==> flow/design.v <==
module PE (
	in_a,
	in_b,
	out_c
);
input	[15:0] in_a;  
input	[15:0] in_b;  
output	[9:0] out_c;
wire    [7:0] psum_l0[3:0];  
wire    [8:0] psum_l1[1:0];
assign psum_l0[0] = in_a[ 3: 0] * in_b[ 3: 0];   
assign psum_l0[1] = in_a[ 7: 4] * in_b[ 7: 4];
assign psum_l0[2] = in_a[11: 8] * in_b[11: 8];
assign psum_l0[3] = in_a[15:12] * in_b[15:12];
assign psum_l1[0] = psum_l0[0] + psum_l0[1];     
assign psum_l1[1] = psum_l0[2] + psum_l0[3];
assign out_c = psum_l1[0] + psum_l1[1];          
endmodule
module Bitblade (
	mode,
	in_a,
	in_b,
    out_c
);
input	mode;
input   [63:0] in_a;
input   [63:0] in_b;
output  [17:0] out_c;
wire    [15:0] pe_in_a[3:0];
wire    [15:0] pe_in_b[3:0];
wire    [ 9:0] pe_out_c[3:0];
wire	[31:0] aw, ax, ay, az;
wire	[31:0] bw, bx, by, bz;
assign aw = {in_a[60+4-1:60], in_a[52+4-1:52], in_a[44+4-1:44], in_a[36+4-1:36]};
assign ax = {in_a[56+4-1:56], in_a[48+4-1:48], in_a[40+4-1:40], in_a[32+4-1:32]};
assign ay = {in_a[28+4-1:28], in_a[20+4-1:20], in_a[12+4-1:12], in_a[ 4+4-1: 4]};
assign az = {in_a[24+4-1:24], in_a[16+4-1:16], in_a[ 8+4-1: 8], in_a[ 0+4-1: 0]};
assign bw = {in_b[60+4-1:60], in_b[52+4-1:52], in_b[44+4-1:44], in_b[36+4-1:36]};
assign bx = {in_b[56+4-1:56], in_b[48+4-1:48], in_b[40+4-1:40], in_b[32+4-1:32]};
assign by = {in_b[28+4-1:28], in_b[20+4-1:20], in_b[12+4-1:12], in_b[ 4+4-1: 4]};
assign bz = {in_b[24+4-1:24], in_b[16+4-1:16], in_b[ 8+4-1: 8], in_b[ 0+4-1: 0]};
assign pe_in_a[0] = (mode) ? aw : ay;
assign pe_in_a[1] = (mode) ? ax : az;
assign pe_in_a[2] = ay;
assign pe_in_a[3] = az;
assign pe_in_b[0] = (mode) ? bw : by;
assign pe_in_b[1] = (mode) ? bx : by;
assign pe_in_b[2] = (mode) ? by : bz;
assign pe_in_b[3] = bz;
PE pe0( .in_a(pe_in_a[0]), .in_b(pe_in_b[0]), .out_c(pe_out_c[0]));
PE pe1( .in_a(pe_in_a[1]), .in_b(pe_in_b[1]), .out_c(pe_out_c[1]));
PE pe2( .in_a(pe_in_a[2]), .in_b(pe_in_b[2]), .out_c(pe_out_c[2]));
PE pe3( .in_a(pe_in_a[3]), .in_b(pe_in_b[3]), .out_c(pe_out_c[3]));
assign out_c = (pe_out_c[0] << (mode ? 0 : 8)) + (pe_out_c[1] << (mode ? 0 : 4)) + (pe_out_c[2] << (mode ? 0 : 4)) + (pe_out_c[3] << (mode ? 0 : 0));
endmodule
module Cfu (
  input               cmd_valid,
  output              cmd_ready,
  input      [9:0]    cmd_payload_function_id,
  input      [31:0]   cmd_payload_inputs_0,
  input      [31:0]   cmd_payload_inputs_1,
  output reg          rsp_valid,
  input               rsp_ready,
  output reg [31:0]   rsp_payload_outputs_0,
  input               reset,
  input               clk
);
wire  [2:0] opcode;
wire  is_setting_mode, is_resetting_acc, is_accumlating, is_loading_upper;
reg         mode;  
reg   [31:0] upper_bitblade_in_a;
reg   [31:0] upper_bitblade_in_b;
wire  [63:0] bitblade_in_a;
wire  [63:0] bitblade_in_b;
wire  [31:0] bitblade_out_c;
assign opcode = cmd_payload_function_id[2:0];
assign is_setting_mode =  (cmd_valid) && (opcode == 0);
assign is_resetting_acc = (cmd_valid) && (opcode == 1);
assign is_loading_upper = (cmd_valid) && (opcode == 2);
assign is_accumlating =   (cmd_valid) && (opcode == 3);
always @(posedge clk) begin
  if (reset)
    mode <= 0;  
  else if (is_setting_mode)
    mode <= cmd_payload_function_id[3];
end
assign cmd_ready = ~rsp_valid;
always @(posedge clk) begin
  if (reset)          rsp_valid <= 1'b0;
  else if (rsp_valid) rsp_valid <= ~rsp_ready;   
  else if (cmd_valid) rsp_valid <= 1'b1;         
end
always @(posedge clk) begin
  if (reset)
    rsp_payload_outputs_0 <= 32'b0;
  else if (is_resetting_acc)
    rsp_payload_outputs_0 <= 32'b0;
  else if (is_accumlating)
    rsp_payload_outputs_0 <= rsp_payload_outputs_0 + bitblade_out_c;
end
always @(posedge clk) begin
  if (reset)                  upper_bitblade_in_a <= 0;
  else if (is_loading_upper)  upper_bitblade_in_a <= cmd_payload_inputs_0;
end
always @(posedge clk) begin
  if (reset)                  upper_bitblade_in_b <= 0;
  else if (is_loading_upper)  upper_bitblade_in_b <= cmd_payload_inputs_1;
end
assign bitblade_in_a = {upper_bitblade_in_a, cmd_payload_inputs_0};
assign bitblade_in_b = {upper_bitblade_in_b, cmd_payload_inputs_1};
Bitblade bitblade(
  .mode(mode),
  .in_a(bitblade_in_a),
  .in_b(bitblade_in_b),
  .out_c(bitblade_out_c)
);
endmodule
## Step by step through the tools: Cfu

The steps from the RTL of Cfu to its reports follow in flow order.
Lines are those of the file above, counted from 1.
Operators: Yosys type, input widths -> output width; for muxes data width and select width s.
Cell names lack the library's common part.
The mark -- stands for no value.

| inputs | value |
|---|---|
| top | Cfu |
| clock | clk |
| standard-cell library | sky130hd |
| corner | tt_025C_1v80 |

## Elaborated design

Counts by Yosys on the flattened word-level netlist (proc, flatten, opt, wreduce; memories kept). Register bits leave out memories and registers merged into their read ports (data or address); mux counts leave out enables and synchronous resets folded into registers. Print and check cells are left out. Cells with the same type and inputs are merged into one.

| bit counts | value |
|---|---|
| flip-flop bits (word level) | 98 |
| output and inout bits | 34 |

| operators by class | value |
|---|---|
| equality and inequality tests | 3 |
| reduce/logical cells | 6 |
| multipliers | 16 |
| mux-type cells | 9 |
| bitwise logic cells | 2 |
| shifts and indexed selects | 3 |
| add/sub/neg operators | 16 |

Operators by type and width:

| operator | number |
|---|---|
| $mul 4x4->8 | 16 |
| $shl 10x32->18 | 3 |
| $mux 16 | 5 |
| $add 8x8->9 | 8 |
| $add 9x9->10 | 4 |
| $add 18x18->18 | 2 |
| $add 32x18->32 | 1 |
| $add 18x10->18 | 1 |
| $eq 3x2->1 const B | 2 |
| $logic_and 1x1->1 | 4 |
| $mux 4 | 1 |
| $eq 3x1->1 const B | 1 |
| $logic_not 3->1 | 1 |
| $mux 3 | 1 |
| $not 1->1 | 2 |
| $reduce_or 2->1 | 1 |
| $mux 1 | 2 |

## Depth

Depth = most cells in a row (Yosys ltp): at word level without a register or memory, in the mapped netlist without a sequential cell, where the memories' decode and read muxes count.

| logic depth | value |
|---|---|
| word-level depth | 9 |
| ABC_AREA | 0 |
| gate-level depth with buffers | 50 |
| gate-level depth less buffers | 45 |

## Synthesis result

The flow's flattened synthesis, as Yosys stat reports it; memories are mapped. The netlist is that of the ABC_AREA named above (0 if unset); the other value can give another one.
Totals and module areas in this step are rounded.

| mapped netlist | value |
|---|---|
| synthesis area | 16000 µm² |
| buffers | 74 |
| mapped cells | 1809 |
| mapped flip-flops | 98 |

Cells by type:

| type | number | area in all (µm²) |
|---|---|---|
| fa_1 | 223 | 4.46E+03 |
| ha_1 | 206 | 2.58E+03 |
| dfxtp_1 | 98 | 1.96E+03 |
| inv_1 | 305 | 1.14E+03 |
| a32o_1 | 88 | 880.845 |
| nand2_1 | 227 | 852.067 |
| a21oi_1 | 119 | 595.571 |
| nor2b_1 | 81 | 506.736 |
| a32oi_1 | 40 | 350.336 |
| and2_1 | 50 | 312.8 |
| clkbuf_1 | 67 | 251.491 |
| xnor2_1 | 23 | 201.443 |
| nor2_1 | 45 | 168.912 |
| xor2_1 | 19 | 166.41 |
| mux2i_1 | 16 | 160.154 |
| a21o_1 | 21 | 157.651 |
| o21ai_0 | 24 | 120.115 |
| nand2b_1 | 16 | 100.096 |

Other cell types: 45; their cells: 141.
By module: a second synthesis without flattening, with its own total; a netlist apart from the flattened one above.

| second synthesis, totals | value |
|---|---|
| cells (unflattened synthesis) | 1926 |
| area total of the unflattened synthesis | 16000 µm² |

Each row is one instance without its submodules.

By module:

| module | times used | area (µm²) | sequential area (µm²) | cells |
|---|---|---|---|---|
| PE | 4 | 2210 | 0.0 | 249 |
| Cfu | 1 | 4550 | 1960 | 576 |
| Bitblade | 1 | 2660 | 0.0 | 354 |

## Timing after synthesis

Source: OpenSTA report_checks on the synthesized netlist (no wires, ideal clock, input and output delay 20% of the period each), path of least setup slack; recovery checks are left aside. Register names are those of the netlist, which keeps one name where synthesis merged equal registers.

| timing path after synthesis | value |
|---|---|
| kind | input-to-reg |
| from | input cmd_payload_inputs_1[20] |
| to | register rsp_payload_outputs_0[28] |
| stages on the path | 37 |
| arrival time | 13.197 ns |
| launch time at the first pin | 2.700 ns |
| delay of the path | 10.567 ns |
| setup slack | 0.232 ns |
| buffers on the path | 2 |
| clock period | 13.5 ns |
| setup time | 0.070 ns |
| synthesis period reached | 13.268 ns |

"delay of the path" is the arrival time less input delay plus setup time.
"stages on the path" counts driving pins, that of a launching flip-flop among them; a cell with two outputs on the path counts twice.
"synthesis period reached" is the clock period less the worst setup slack; recovery checks do not enter. This is arithmetic on one report: input and output delays are still those of the set period (20% each).
Between the ends stands the longest chain of elaborated cells between them, by number of cells; it is not shown to be the way that was timed. Of several equally long chains one is given.
Each line given opens the expression or statement behind the cell; cells for indexed reads and writes are added by Yosys, which also makes memories of some case tables.
A register here has more assigning lines than the two given.

| between the ends, after synthesis | value |
|---|---|
| path through | clkbuf_1 -> mux2i_1 -> nand2b_1 -> fa_1 -> inv_1 -> fa_1 -> ha_1 -> fa_1 -> fa_1 -> ha_1 -> ha_1 -> fa_1 -> nand2_1 -> fa_1 -> fa_1 -> fa_1 -> fa_1 -> fa_1 -> inv_1 -> fa_1 -> fa_1 -> a211o_1 -> a21oi_1 -> o21ai_0 -> a21o_1 -> a31o_2 -> a21oi_1 -> xnor2_1 -> ha_1 -> nand4_4 -> nor2_4 -> nand4_2 -> nor3_2 -> nor3_1 -> buf_6 -> or4_1 -> a21oi_1 |
| cells in the longest elaborated chain | 9 |
| elaborated cells between the ends (all ways) | 19 |
| source lines of those cells | 8 |

RTL lines, path after synthesis:

| element | RTL line | RTL |
|---|---|---|
| from (decl) | 61 | `input      [31:0]   cmd_payload_inputs_1,` |
| $mux 16 | 46 | `assign pe_in_b[0] = (mode) ? bw : by;` |
| $mul 4x4->8 | 13 | `assign psum_l0[2] = in_a[11: 8] * in_b[11: 8];` |
| $add 8x8->9 | 16 | `assign psum_l1[1] = psum_l0[2] + psum_l0[3];` |
| $add 9x9->10 | 17 | `assign out_c = psum_l1[0] + psum_l1[1];` |
| $shl 10x32->18 | 54 | `assign out_c = (pe_out_c[0] << (mode ? 0 : 8)) + (pe_out_c[1] << (mode ? 0 : 4)) + (pe_out_c[2] << (mode ? 0 : ...` |
| $add 18x18->18 x2 | 54 |  |
| $add 18x10->18 | 54 |  |
| $add 32x18->32 | 99 | `rsp_payload_outputs_0 <= rsp_payload_outputs_0 + bitblade_out_c;` |
| to (assign) | 97 | `rsp_payload_outputs_0 <= 32'b0;` |
| to (assign) | 99 |  |
| to (decl) | 64 | `output reg [31:0]   rsp_payload_outputs_0,` |

## Timing after layout

From the final timing report of record 1: the path of least setup slack in the routed layout; clock arrival at registers is part of the times.

| timing path post-layout | value |
|---|---|
| kind | input-to-reg |
| from | input cmd_payload_inputs_1[29] |
| to | register rsp_payload_outputs_0[21] |
| launch time at the first pin | 2.70 ns |
| setup time | 0.07 ns |
| setup slack | 0.25 ns |
| buffers on the path | 5 |
| stages on the path | 39 |
| clock period | 13.5 ns |
| arrival time | 13.57 ns |

Between the ends stands the longest chain of elaborated cells between them, by number of cells; it is not shown to be the way that was timed. Of several equally long chains one is given.
A register here has more assigning lines than the two given.

| between the ends, post-layout | value |
|---|---|
| path through | clkbuf_2 -> buf_4 -> a32o_1 -> fa_1 -> fa_1 -> fa_1 -> fa_1 -> fa_1 -> fa_1 -> ha_4 -> a21oi_4 -> buf_4 -> xnor2_1 -> mux2_2 -> ha_1 -> inv_1 -> fa_1 -> fa_1 -> [3 not listed] -> inv_1 -> ha_2 -> or4_4 -> o211ai_1 -> buf_4 -> a21oi_4 -> nand3_2 -> nand3b_1 -> xor2_1 -> ha_1 -> buf_6 -> nand2_1 -> o21a_1 -> nor2b_4 -> o2bb2ai_2 -> a31o_4 -> or4_4 -> a21oi_2 |
| cells in the longest elaborated chain | 9 |
| elaborated cells between the ends (all ways) | 19 |
| source lines of those cells | 8 |

RTL lines, path post-layout:

| element | RTL line | RTL |
|---|---|---|
| from (decl) | 61 | `input      [31:0]   cmd_payload_inputs_1,` |
| $mux 16 | 46 | `assign pe_in_b[0] = (mode) ? bw : by;` |
| $mul 4x4->8 | 14 | `assign psum_l0[3] = in_a[15:12] * in_b[15:12];` |
| $add 8x8->9 | 16 | `assign psum_l1[1] = psum_l0[2] + psum_l0[3];` |
| $add 9x9->10 | 17 | `assign out_c = psum_l1[0] + psum_l1[1];` |
| $shl 10x32->18 | 54 | `assign out_c = (pe_out_c[0] << (mode ? 0 : 8)) + (pe_out_c[1] << (mode ? 0 : 4)) + (pe_out_c[2] << (mode ? 0 : ...` |
| $add 18x18->18 x2 | 54 |  |
| $add 18x10->18 | 54 |  |
| $add 32x18->32 | 99 | `rsp_payload_outputs_0 <= rsp_payload_outputs_0 + bitblade_out_c;` |
| to (assign) | 97 | `rsp_payload_outputs_0 <= 32'b0;` |
| to (assign) | 99 |  |
| to (decl) | 64 | `output reg [31:0]   rsp_payload_outputs_0,` |

Hand-over note for Cfu

Flow measurements of Cfu on sky130hd: 2 stored runs with different settings, listed in no order. Input and output delays are each 20% of the period that was set; the output load is 0.01 pF.
"clock period reached" means the clock period less the worst setup slack. The figure is calculated, with input and output delays left at 20% of the set period.
"worst path time" means the part of the period allowed to the worst setup path (the constraints hold back 20% at inputs and 20% at outputs) less its slack; where the path has registers, the arrival times of their clocks count too.
The measured numbers are rounded.

## Record 1

==> flow/run.sh <==
#!/bin/bash
# the make line also repeats the synthesis and layout settings of config.mk as NAME=value (left out here)
make -C /OpenROAD-flow-scripts/flow DESIGN_CONFIG=/design/flow/config.mk WORK_HOME=/design/flow/orfs CLKGATE_MAP_FILE= finish
==> flow/config.mk <==
export PLATFORM = sky130hd
export DESIGN_NAME = Cfu
export DESIGN_NICKNAME = Cfu
export VERILOG_FILES = /design/flow/design.v
export SDC_FILE = /design/flow/constraint.sdc
export NUM_CORES = 4
export LEC_CHECK = 0
export CAP_MARGIN = 20
export CORE_MARGIN = 2
export CORE_UTILIZATION = 51
export SLEW_MARGIN = 20
==> flow/constraint.sdc <==
create_clock -name core_clock -period 13.5 [get_ports {clk}]
set_input_delay 2.7000 -clock core_clock [delete_from_list [all_inputs] [get_ports {clk}]]
set_output_delay 2.7000 -clock core_clock [all_outputs]
set_load 0.01 [all_outputs]

| result of record 1 | value |
|---|---|
| Yosys chip area after synthesis | 16000 µm² |
| die footprint | 32900 µm² |
| std-cell area (final layout) | 20300 µm² |
| final utilization | 66.1 % |
| worst setup slack after layout | 0.249 ns |
| total negative setup slack | 0.000 ns |
| lowest hold slack | 0.489 ns |
| clock period reached | 13.251 ns |
| worst path time | 10.55 ns |
| type of the worst setup path | input-to-reg |

## Record 2

==> flow/run.sh <==
#!/bin/bash
# the make line also repeats the synthesis and layout settings of config.mk as NAME=value (left out here)
make -C /OpenROAD-flow-scripts/flow DESIGN_CONFIG=/design/flow/config.mk WORK_HOME=/design/flow/orfs CLKGATE_MAP_FILE= finish
==> flow/config.mk <==
export PLATFORM = sky130hd
export DESIGN_NAME = Cfu
export DESIGN_NICKNAME = Cfu
export VERILOG_FILES = /design/flow/design.v
export SDC_FILE = /design/flow/constraint.sdc
export NUM_CORES = 4
export LEC_CHECK = 0
export CAP_MARGIN = 35
export CELL_PAD_IN_SITES_GLOBAL_PLACEMENT = 1
export CORE_MARGIN = 6
export CORE_UTILIZATION = 40
export CTS_CLUSTER_DIAMETER = 285
export CTS_CLUSTER_SIZE = 73
export GPL_ROUTABILITY_DRIVEN = 0
export GPL_TIMING_DRIVEN = 0
export MAX_ROUTING_LAYER = met4
export SETUP_SLACK_MARGIN = 3.81
export SLEW_MARGIN = 20
==> flow/constraint.sdc <==
create_clock -name core_clock -period 13.5 [get_ports {clk}]
set_input_delay 2.7000 -clock core_clock [delete_from_list [all_inputs] [get_ports {clk}]]
set_output_delay 2.7000 -clock core_clock [all_outputs]
set_load 0.01 [all_outputs]

| result of record 2 | value |
|---|---|
| Yosys chip area after synthesis | 16000 µm² |
| die footprint | 45000 µm² |
| std-cell area (final layout) | 19600 µm² |
| final utilization | 50.1 % |
| worst setup slack after layout | 0.422 ns |
| total negative setup slack | 0.000 ns |
| lowest hold slack | 0.483 ns |
| clock period reached | 13.078 ns |
| worst path time | 10.38 ns |
| type of the worst setup path | input-to-reg |

End of note.
